==> flow/design.v <==
module USER_PRJ1 #( parameter pADDR_WIDTH   = 12,
                   parameter pDATA_WIDTH   = 32
                 )
(
  output wire                        awready,
  output wire                        arready,
  output wire                        wready,
  output wire                        rvalid,
  output wire  [(pDATA_WIDTH-1) : 0] rdata,
  input  wire                        awvalid,
  input  wire                [11: 0] awaddr,
  input  wire                        arvalid,
  input  wire                [11: 0] araddr,
  input  wire                        wvalid,
  input  wire  [(pDATA_WIDTH-1) : 0] wdata,
  input  wire                        rready,
  input  wire                        ss_tvalid,
  input  wire  [(pDATA_WIDTH-1) : 0] ss_tdata,
  input  wire                        sm_tready,
  output wire                        ss_tready,
  output wire                        sm_tvalid,
  output wire  [(pDATA_WIDTH-1) : 0] sm_tdata,
  input  wire                        axi_clk,
  input  wire                        axi_reset_n
);
wire [3:0]  tap_WE;
wire        tap_EN;
wire [11:0] tap_A;
wire [31:0] tap_Di, tap_Do;
bram11 tap_ram(
    .clk(axi_clk),
    .we(|tap_WE),
    .re(tap_EN),
    .waddr(tap_A),
    .raddr(tap_A),
    .wdi(tap_Di),
    .rdo(tap_Do)
);
wire [3:0]  data_WE;
wire        data_EN;
wire [11:0] data_A;
wire [31:0] data_Di, data_Do;
bram11 data_ram(
    .clk(axi_clk),
    .we(|data_WE),
    .re(data_EN),
    .waddr(data_A),
    .raddr(data_A),
    .wdi(data_Di),
    .rdo(data_Do)
);
fir inst_fir(
    .awready(awready),
    .wready(wready),
    .awvalid(awvalid),
    .awaddr(awaddr),
    .wvalid(wvalid),
    .wdata(wdata),
    .arready(arready),
    .rready(rready),
    .arvalid(arvalid),
    .araddr(araddr),
    .rvalid(rvalid),
    .rdata(rdata),    
    .ss_tvalid(ss_tvalid), 
    .ss_tdata(ss_tdata), 
    .ss_tlast(1'b0),
    .ss_tready(ss_tready), 
    .sm_tready(sm_tready), 
    .sm_tvalid(sm_tvalid), 
    .sm_tdata(sm_tdata), 
    .tap_WE(tap_WE),
    .tap_EN(tap_EN),
    .tap_Di(tap_Di),
    .tap_A(tap_A),
    .tap_Do(tap_Do),
    .data_WE(data_WE),
    .data_EN(data_EN),
    .data_Di(data_Di),
    .data_A(data_A),
    .data_Do(data_Do),
    .axis_clk(axi_clk),
    .axis_rst_n(axi_reset_n)
);
endmodule  
module fir 
#(  parameter pADDR_WIDTH = 12,
    parameter pDATA_WIDTH = 32,
    parameter Tape_Num    = 10  
)
(
    output  wire                     awready,  
    output  wire                      wready,   
    input   wire                     awvalid,  
    input   wire [(pADDR_WIDTH-1):0] awaddr,   
    input   wire                     wvalid,  
    input   wire [(pDATA_WIDTH-1):0] wdata,   
    output  wire                     arready,  
    input   wire                     rready,  
    input   wire                     arvalid,  
    input   wire [(pADDR_WIDTH-1):0] araddr,  
    output  reg                      rvalid,  
    output  reg  [(pDATA_WIDTH-1):0] rdata,   
    input   wire                     ss_tvalid,  
    input   wire [(pDATA_WIDTH-1):0] ss_tdata,  
    input   wire                     ss_tlast,  
    output  reg                      ss_tready,  
    input   wire                     sm_tready,  
    output  reg                      sm_tvalid,  
    output  reg  [(pDATA_WIDTH-1):0] sm_tdata,  
    output  reg                      sm_tlast,  
    output  reg  [3:0]               tap_WE,
    output  wire                     tap_EN,
    output  reg  [(pDATA_WIDTH-1):0] tap_Di,
    output  wire   [(pADDR_WIDTH-1):0] tap_A,
    input   wire [(pDATA_WIDTH-1):0] tap_Do,
    output  reg  [3:0]               data_WE,
    output  wire                     data_EN,
    output  reg  [(pDATA_WIDTH-1):0] data_Di,
    output  wire [(pADDR_WIDTH-1):0] data_A,
    input   wire [(pDATA_WIDTH-1):0] data_Do,
    input   wire                     axis_clk,
    input   wire                     axis_rst_n
);
localparam S_RESET_RAM = 0;
localparam S_COMPUTE = 1;
localparam S_READY = 2;
localparam S_DONE = 3;
localparam S_FIN = 4;
localparam S_WAIT_START = 5;
reg ap_done_w, ap_done_r;
reg ap_idle_w, ap_idle_r;
reg ap_start_w, ap_start_r;
reg rvalid_w;
reg [(pDATA_WIDTH-1):0] rdata_w;
reg read_axil_wait_w, read_axil_wait_r;
reg tap_A_read, tap_A_write;
reg [(pDATA_WIDTH-1):0] data_len_w,data_len_r;
wire [31:0] addr_map_0_data;
reg [3:0] data_A_byte;
reg [3:0] state_w, state_r;
reg [3:0] data_addr_cnt_w, data_addr_cnt_r;
reg [3:0] data_addr_base_w, data_addr_base_r;
reg [(pDATA_WIDTH-1):0] res_w,res_r;
reg last_one_w, last_one_r;
wire [31:0] mac_result;
assign addr_map_0_data = {{29{1'b0}},ap_idle_r,ap_done_r,ap_start_r};
assign tap_EN = 1'b1;
assign data_EN = 1'b1;
assign tap_A =  tap_A_write ? awaddr-64 : 
                tap_A_read ? araddr-64 : data_addr_cnt_r;
assign wready = awvalid && wvalid;
assign awready = awvalid && wvalid;
assign data_A = data_A_byte;
assign arready = 1;
assign mac_result = $signed(res_r) + $signed($signed(data_Do) * $signed(tap_Do));
always @(*) begin
    state_w = state_r;
    case (state_r)
        S_RESET_RAM:begin
            if(data_addr_cnt_r == Tape_Num)begin
                state_w = S_WAIT_START;
            end
        end
        S_WAIT_START:begin
            if(ap_start_r)begin
                state_w = S_READY;
            end
        end
        S_READY:begin
            if(ss_tvalid)begin
                state_w = S_COMPUTE;
            end
        end
        S_COMPUTE:begin
            if(data_addr_cnt_r == Tape_Num+1)begin
                state_w = S_DONE;
            end
        end
        S_DONE:begin
            if(sm_tready)begin
                if(last_one_r) 
                    state_w = S_FIN;
                else
                    state_w = S_READY;
            end
        end
    endcase
end
always @(*) begin
    data_addr_cnt_w = data_addr_cnt_r;
    data_WE = 4'b0000;
    data_Di = 0;
    data_A_byte = 0;
    ap_done_w = ap_done_r;
    ap_idle_w = ap_idle_r;
    data_addr_base_w = data_addr_base_r;
    last_one_w = last_one_r;
    ss_tready = 0;
    sm_tvalid = 0;
    sm_tdata = 0;
    res_w = res_r;
    case (state_r)
        S_RESET_RAM:begin
            data_WE = 4'b1111;
            data_Di = 0;
            data_A_byte = data_addr_cnt_r;
            if (data_addr_cnt_r == Tape_Num)begin
                data_addr_cnt_w = data_addr_cnt_r;
                ap_idle_w = 0;
            end
            else begin
                data_addr_cnt_w = data_addr_cnt_r + 1;
            end
        end
        S_WAIT_START:begin
            data_addr_cnt_w = 0;
        end
        S_READY:begin
            ss_tready = 1;
            res_w = 0;
            if(ss_tvalid)begin
                data_Di = ss_tdata;
                data_WE = 4'b1111;
                data_A_byte = data_addr_base_r;
            end
        end
        S_COMPUTE:begin
            res_w = (data_addr_cnt_r == 0) ? res_r : mac_result;
            data_A_byte = (data_addr_base_r + data_addr_cnt_r > Tape_Num) ? 
                        data_addr_base_r + data_addr_cnt_r - Tape_Num - 1 : 
                        data_addr_base_r + data_addr_cnt_r;
            if(data_addr_cnt_r == Tape_Num+1)begin
                data_addr_cnt_w = 0;
                if(data_addr_base_r == 0)begin
                    data_addr_base_w = Tape_Num;
                end
                else begin
                    data_addr_base_w = data_addr_base_r - 1;
                end
                if(ss_tlast)begin
                    ap_done_w = 1;
                    ap_idle_w = 1;
                end
            end
            else begin
                data_addr_cnt_w = data_addr_cnt_r + 1;
            end
        end
        S_DONE:begin
            sm_tvalid = 1;
            sm_tdata = res_r;
            if(sm_tready)begin
                res_w = 0;
                last_one_w = ss_tlast;
            end
        end
        S_FIN:begin
        end
    endcase
end
always @(*) begin
    tap_A_write = 0;
    tap_Di = 0;
    tap_WE = 0;
    ap_start_w = 0;
    data_len_w = data_len_r;
    if(awvalid && wvalid)begin
        if(awaddr >= 64)begin
            tap_A_write = 1;
            tap_Di = wdata;
            tap_WE = 4'b1111;
        end
        else begin
            if (awaddr == 0)begin
                ap_start_w = 1;
            end
            else begin  
                data_len_w = wdata;
            end
        end
    end
end
always @(*) begin
    rvalid_w = 0;
    rdata_w = 0;
    read_axil_wait_w = 0;
    tap_A_read = 0;
    if(arvalid)begin
        if(araddr == 0)begin
            rdata_w = addr_map_0_data;
            rvalid_w = 1;
        end
        else begin
            if(read_axil_wait_r == 0) begin
                read_axil_wait_w = 1;
                tap_A_read = 1;
            end
            else begin
                rdata_w = tap_Do;
                rvalid_w = 1;
            end
        end
    end
end
always @(posedge axis_clk or negedge axis_rst_n) begin
    if(!axis_rst_n) begin
        ap_done_r <= 1'b0;
        ap_idle_r <= 1'b1;  
        ap_start_r <= 1'b0;
        rdata <= 0;
        rvalid <= 0;
        read_axil_wait_r <= 0;
        data_len_r <= 0;
        data_addr_cnt_r <= 0;
        state_r <= S_RESET_RAM;
        data_addr_base_r <= Tape_Num;
        res_r <= 0;
        last_one_r <= 0;
    end 
    else begin
        ap_done_r <= ap_done_w;
        ap_idle_r <= ap_idle_w;
        ap_start_r <= ap_start_w;
        rdata <= rdata_w;
        rvalid <= rvalid_w;
        read_axil_wait_r <= read_axil_wait_w;
        data_len_r <= data_len_w;
        data_addr_cnt_r <= data_addr_cnt_w;
        state_r <= state_w;
        data_addr_base_r <= data_addr_base_w;
        res_r <= res_w;
        last_one_r <= last_one_w;
    end
end
endmodule
module bram11 (clk, we, re, waddr, raddr, wdi, rdo);
    parameter ADDR_WIDTH = 12;
    parameter SIZE = 11;
    parameter BIT_WIDTH = 32;
    input                          clk;
    input                          we, re;
    input [ADDR_WIDTH-1:0]         waddr, raddr;
    input [BIT_WIDTH-1:0]          wdi;
    output reg [BIT_WIDTH-1:0]     rdo;
    reg [BIT_WIDTH-1:0] RAM [SIZE-1:0];
    wire [BIT_WIDTH-1:0] ram0 = RAM[0];
    wire [BIT_WIDTH-1:0] ram1 = RAM[1];
    wire [BIT_WIDTH-1:0] ram2 = RAM[2];
    wire [BIT_WIDTH-1:0] ram3 = RAM[3];
    wire [BIT_WIDTH-1:0] ram4 = RAM[4];
    wire [BIT_WIDTH-1:0] ram5 = RAM[5];
    wire [BIT_WIDTH-1:0] ram6 = RAM[6];
    wire [BIT_WIDTH-1:0] ram7 = RAM[7];
    wire [BIT_WIDTH-1:0] ram8 = RAM[8];
    wire [BIT_WIDTH-1:0] ram9 = RAM[9];
    wire [BIT_WIDTH-1:0] ram10 = RAM[10];
    always @(posedge clk)begin
        if(re) rdo <= RAM[raddr];
    end
    always @(posedge clk)begin
        if(we) RAM[waddr] <= wdi;
    end
endmodule
; From RTL to reports: USER_PRJ1
; Tool output for the design above, in the order of the flow.
; Lines are those of the file above, counted from 1.
; The mark - stands for no value.
[design]
top_module = USER_PRJ1
clock = axi_clk
cell_library = sky130hd
pvt_corner = tt_025C_1v80

; Elaborated design
; Yosys after proc, flatten, opt, wreduce and memory -nomap, before mapping. Memory bits, and registers merged into a memory's read port (data or address), are not among the register bits. Print and check cells are not counted. Equal cells are merged and count once.
; Yosys's memory passes give these memory sizes; they may raise the number of words (mostly to a power of two), join words into wider ones and drop unused or constant bits.
[word_totals]
reg_bits = 80
latchBits = 0
ramBits = 704
romBits = 0
clocked_rd_ports_x_width = 64
mem_count = 2
input_bits = 96
output_inout_bits = 70
[op_classes]
n_addsub = 8
multipliers = 1
div = 0
compare = 2
eq_ne = 13
shifts = 0
mux = 49
n_logic = 0
reduce_and_logical = 16
[mem_list]
columns = name, words, width, read_ports, wr, line_no
row1 = data_ram.RAM, 11, 32, 1, 1, 346  ; reg [BIT_WIDTH-1:0] RAM [SIZE-1:0];
row2 = tap_ram.RAM, 11, 32, 1, 1, 346
[ops]
columns = cell, n
row1 = multiplier 32 x 32 -> 32 bit, 1
row2 = 2-to-1 mux 32 bit, 12
row3 = parallel mux 32 bit (select 3 bit), 1
row4 = 2-to-1 mux 4 bit, 17
row5 = adder 32 bit, 1
row6 = zero test 12 bit, 2
row7 = parallel mux 4 bit (select 3 bit), 2
row8 = parallel mux 4 bit (select 5 bit), 1
row9 = subtractor 4 x 1 -> 4 bit (second input constant), 4
row10 = 2-to-1 mux 1 bit, 15
row11 = >= comparator 12 x 7 -> 1 bit (second input constant), 1
row12 = zero test 4 bit, 3
row13 = inequality test 2 bit (second input constant), 4
row14 = == test 4 x 2 -> 1 bit (second input constant), 2
row15 = == test 4 bit (second input constant), 2
row16 = OR reduction 4 bit, 2
row17 = parallel mux 4 bit (select 2 bit), 1
row18 = inequality test 2 x 1 -> 1 bit (second input constant), 3
row19 = AND reduction 2 bit, 3
row20 = nonzero test 3 bit, 2
row21 = AND reduction 6 bit, 1
row22 = adder 4 x 4 -> 5 bit, 1
row23 = greater-than comparator 5 x 4 -> 1 bit (second input constant), 1
row24 = nonzero test 5 bit, 1
row25 = adder 4 x 1 -> 4 bit (second input constant), 1
row26 = == test 4 x 1 -> 1 bit (second input constant), 1
row27 = == test 4 x 3 -> 1 bit (second input constant), 1
row28 = subtractor 4 bit (second input constant), 1
; Other operator kinds: 2; their cells: 2.

; Depth
; Yosys ltp: most cells in a row. Word level: on the elaborated netlist, between registers, memories and ports. Mapped: between sequential cells and ports; inverters and the memories' decode and read muxes count.
[logic_depth]
depth_word = 6
abc_area = 1
depth_mapped = 35
ltp_nobuf = 33

; Netlist
; The flow's flattened synthesis, as Yosys stat reports it; memories are mapped. The netlist is that of the ABC_AREA named above (0 if unset); the other value can give another one.
[by_type]
columns = cell, n, area_total_um2
row1 = sky130_fd_sc_hd__edfxtp_1, 704, 2.11E+04
row2 = sky130_fd_sc_hd__fa_1, 439, 8.79E+03
row3 = sky130_fd_sc_hd__nand2_1, 1902, 7.14E+03
row4 = sky130_fd_sc_hd__inv_1, 1055, 3.96E+03
row5 = sky130_fd_sc_hd__nand3_1, 476, 2.38E+03
row6 = sky130_fd_sc_hd__ha_1, 161, 2.01E+03
row7 = sky130_fd_sc_hd__dfrtp_1, 77, 1.93E+03
row8 = sky130_fd_sc_hd__dfxtp_1, 64, 1.28E+03
row9 = sky130_fd_sc_hd__clkbuf_1, 155, 581.808
row10 = sky130_fd_sc_hd__nor2_1, 149, 559.286
row11 = sky130_fd_sc_hd__buf_2, 77, 385.37
row12 = sky130_fd_sc_hd__a21oi_1, 59, 295.283
row13 = sky130_fd_sc_hd__o21ai_0, 57, 285.274
row14 = sky130_fd_sc_hd__nand4_1, 45, 281.52
row15 = sky130_fd_sc_hd__xor2_1, 16, 140.134
row16 = sky130_fd_sc_hd__buf_4, 14, 105.101
row17 = sky130_fd_sc_hd__dfstp_2, 4, 105.101
row18 = sky130_fd_sc_hd__xnor2_1, 9, 78.826
; Other cell types: 33; their cells: 111.
[synth_totals]
cells = 5574
yosys_area_um2 = 52197.6
seq_area_um2 = 24453.5
flip_flops = 849
n_buf = 270

; Path before layout
; Source: OpenSTA report_checks on the synthesized netlist (no wires, ideal clock, input and output delay 20% of the period each), path of least setup slack; recovery checks are left aside. Register names are those of the netlist, which keeps one name where synthesis merged equal registers.
[synth_path]
kind = register -> register
start = register data_ram.rdo[12]
end = register inst_fir.res_r[30]
period_ps = 9000
setup_time_ps = 129
t_first_pin_ps = 0
arrival_time_ps = 6395
slack_ps = 2476
path_delay_ps = 6524
path_stages = 28
n_path_buf = 2
synth_period_reached_ps = 6524
; "path_delay_ps" = arrival - input delay + setup time.
; "path_stages" counts driving pins, that of a launching flip-flop among them; a cell with two outputs on the path counts twice.
; "synth_period_reached_ps" = period - worst setup slack (recovery checks aside). The figure is calculated, with input and output delays left at 20% of the set period.
; The rows between start and end are the longest chain of elaborated cells between them; the timing report does not say that the signal goes this way. Where chains are equally long, one stands for them.
; Each line given opens the expression or statement behind the cell; cells for indexed reads and writes are added by Yosys, which also makes memories of some case tables.
[synth_via]
cell_sequence = sky130_fd_sc_hd__dfxtp_1 -> sky130_fd_sc_hd__clkbuf_1 -> sky130_fd_sc_hd__buf_1 -> sky130_fd_sc_hd__nand2_1 -> sky130_fd_sc_hd__fa_1 -> sky130_fd_sc_hd__inv_1 -> sky130_fd_sc_hd__fa_1 -> sky130_fd_sc_hd__inv_1 -> sky130_fd_sc_hd__fa_1 -> sky130_fd_sc_hd__inv_1 -> sky130_fd_sc_hd__fa_1 -> sky130_fd_sc_hd__inv_1 -> sky130_fd_sc_hd__fa_1 -> sky130_fd_sc_hd__fa_1 -> sky130_fd_sc_hd__inv_1 -> sky130_fd_sc_hd__fa_1 -> sky130_fd_sc_hd__inv_1 -> sky130_fd_sc_hd__fa_1 -> sky130_fd_sc_hd__inv_1 -> sky130_fd_sc_hd__ha_1 -> sky130_fd_sc_hd__inv_1 -> sky130_fd_sc_hd__nor3_1 -> sky130_fd_sc_hd__nor3b_1 -> sky130_fd_sc_hd__nand4_1 -> sky130_fd_sc_hd__nand2_1 -> sky130_fd_sc_hd__a21oi_1 -> sky130_fd_sc_hd__o21ai_0 -> sky130_fd_sc_hd__o21ai_0
elab_chain_cells = 4
cells_between = 4
lines_between = 3
[synth_rtl]
columns = element, line_no
row1 = "start, declared", 345  ; output reg [BIT_WIDTH-1:0]     rdo;
row2 = multiplier 32 x 32 -> 32 bit, 156  ; assign mac_result = $signed(res_r) + $signed($signed(data_Do) * $signed(tap_Do));
row3 = adder 32 bit, 156
row4 = 2-to-1 mux 32 bit, 229  ; res_w = (data_addr_cnt_r == 0) ? res_r : mac_result;
row5 = parallel mux 32 bit (select 3 bit), 203  ; case (state_r)
row6 = "end, assigned", 318  ; res_r <= 0;
row7 = "end, assigned", 332  ; res_r <= res_w;
row8 = "end, declared", 144  ; reg [(pDATA_WIDTH-1):0] res_w,res_r;

; Path in the finished layout
; Path of least setup slack in the final report of run 1 (OpenROAD, finished layout, wires in). Where an end is a register, its clock arrival counts in the times.
; The report prints the path's times to 10 ps; the period is as set.
[layout_path]
kind = register -> register
start = register data_ram.rdo[10]
end = register inst_fir.res_r[30]
period_ps = 9000
setup_time_ps = 120
t_first_pin_ps = 650
arrival_time_ps = 7640
slack_ps = 1890
path_stages = 27
n_path_buf = 1
; The rows between start and end are the longest chain of elaborated cells between them; the timing report does not say that the signal goes this way. Where chains are equally long, one stands for them.
[layout_via]
cell_sequence = sky130_fd_sc_hd__dfxtp_1 -> sky130_fd_sc_hd__buf_6 -> sky130_fd_sc_hd__nand2_1 -> sky130_fd_sc_hd__fa_1 -> sky130_fd_sc_hd__inv_1 -> sky130_fd_sc_hd__fa_1 -> sky130_fd_sc_hd__inv_1 -> sky130_fd_sc_hd__fa_1 -> sky130_fd_sc_hd__inv_1 -> sky130_fd_sc_hd__fa_1 -> sky130_fd_sc_hd__inv_1 -> sky130_fd_sc_hd__fa_1 -> sky130_fd_sc_hd__fa_1 -> sky130_fd_sc_hd__inv_1 -> sky130_fd_sc_hd__fa_1 -> sky130_fd_sc_hd__inv_1 -> sky130_fd_sc_hd__fa_1 -> sky130_fd_sc_hd__inv_1 -> sky130_fd_sc_hd__ha_1 -> sky130_fd_sc_hd__inv_1 -> sky130_fd_sc_hd__nor3_1 -> sky130_fd_sc_hd__nor3b_1 -> sky130_fd_sc_hd__nand4_1 -> sky130_fd_sc_hd__nand2_1 -> sky130_fd_sc_hd__a21oi_1 -> sky130_fd_sc_hd__o21ai_0 -> sky130_fd_sc_hd__o21ai_0
elab_chain_cells = 4
cells_between = 4
lines_between = 3
[layout_rtl]
columns = element, line_no
row1 = "start, declared", 345  ; output reg [BIT_WIDTH-1:0]     rdo;
row2 = multiplier 32 x 32 -> 32 bit, 156  ; assign mac_result = $signed(res_r) + $signed($signed(data_Do) * $signed(tap_Do));
row3 = adder 32 bit, 156
row4 = 2-to-1 mux 32 bit, 229  ; res_w = (data_addr_cnt_r == 0) ? res_r : mac_result;
row5 = parallel mux 32 bit (select 3 bit), 203  ; case (state_r)
row6 = "end, assigned", 318  ; res_r <= 0;
row7 = "end, assigned", 332  ; res_r <= res_w;
row8 = "end, declared", 144  ; reg [(pDATA_WIDTH-1):0] res_w,res_r;

; Settings and measured results of 4 stored flow runs for module USER_PRJ1 (sky130hd), not sorted in any way. The constraints put input and output delay at 20% of the set period each and load the outputs with 0.01 pF.
; "worst_path_allowed_less_slack_ps": the worst setup path's part of the clock period (all of it between registers, 20% less for each end at a port) less its slack. A launch clock that arrives late makes it longer, a capture clock that arrives late makes it shorter.
; "worst_path_allowed_less_slack_ps" is known to 10 ps.

[run 1: settings]
ABC_AREA = 1
CAP_MARGIN = 5
CELL_PAD_IN_SITES_GLOBAL_PLACEMENT = 1
CORE_MARGIN = 10
CORE_UTILIZATION = 34
CTS_CLUSTER_DIAMETER = 170
CTS_CLUSTER_SIZE = 57
GPL_ROUTABILITY_DRIVEN = 0
HOLD_SLACK_MARGIN = 0.2
MAX_ROUTING_LAYER = met5
PLACE_DENSITY_LB_ADDON = 0.24
SETUP_SLACK_MARGIN = 1.59
SLEW_MARGIN = 40
period_ns = 9.0
[run 1: results]
synth_area_um2 = 52197.6
die_area_um2 = 169596.0
finish.stdcell_area_um2 = 57104.8
post_route_util_pct = 37.5
ws_setup_ps = 1895
timing.setup.tns_ps = 0
worst_path_allowed_less_slack_ps = 7110
timing.worst_path_kind = register -> register

[run 2: settings]
CELL_PAD_IN_SITES_DETAIL_PLACEMENT = 1
GPL_ROUTABILITY_DRIVEN = 0
period_ns = 9.0
CAP_MARGIN = 20
CORE_MARGIN = 2
CORE_UTILIZATION = 40
SLEW_MARGIN = 20
[run 2: results]
synth_area_um2 = 49613.8
die_area_um2 = 126868.0
finish.stdcell_area_um2 = 56335.3
post_route_util_pct = 45.7
ws_setup_ps = 448
timing.setup.tns_ps = 0
worst_path_allowed_less_slack_ps = 8550
timing.worst_path_kind = register -> register

[run 3: settings]
CELL_PAD_IN_SITES_DETAIL_PLACEMENT = 2
CELL_PAD_IN_SITES_GLOBAL_PLACEMENT = 3
CORE_ASPECT_RATIO = 0.6
CTS_CLUSTER_DIAMETER = 123
GPL_ROUTABILITY_DRIVEN = 1
HOLD_SLACK_MARGIN = 0.16
MAX_ROUTING_LAYER = met4
TNS_END_PERCENT = 90
period_ns = 9.0
CAP_MARGIN = 20
CORE_MARGIN = 2
CORE_UTILIZATION = 40
SLEW_MARGIN = 20
[run 3: results]
synth_area_um2 = 49613.8
die_area_um2 = 126960.0
finish.stdcell_area_um2 = 56511.7
post_route_util_pct = 45.8
ws_setup_ps = 601
timing.setup.tns_ps = 0
worst_path_allowed_less_slack_ps = 8400
timing.worst_path_kind = register -> register

[run 4: settings]
period_ns = 9.0
CAP_MARGIN = 20
CORE_MARGIN = 2
CORE_UTILIZATION = 40
SLEW_MARGIN = 20
[run 4: results]
synth_area_um2 = 49613.8
die_area_um2 = 126868.0
finish.stdcell_area_um2 = 56216.4
post_route_util_pct = 45.6
ws_setup_ps = 557
timing.setup.tns_ps = 0
worst_path_allowed_less_slack_ps = 8440
timing.worst_path_kind = register -> register
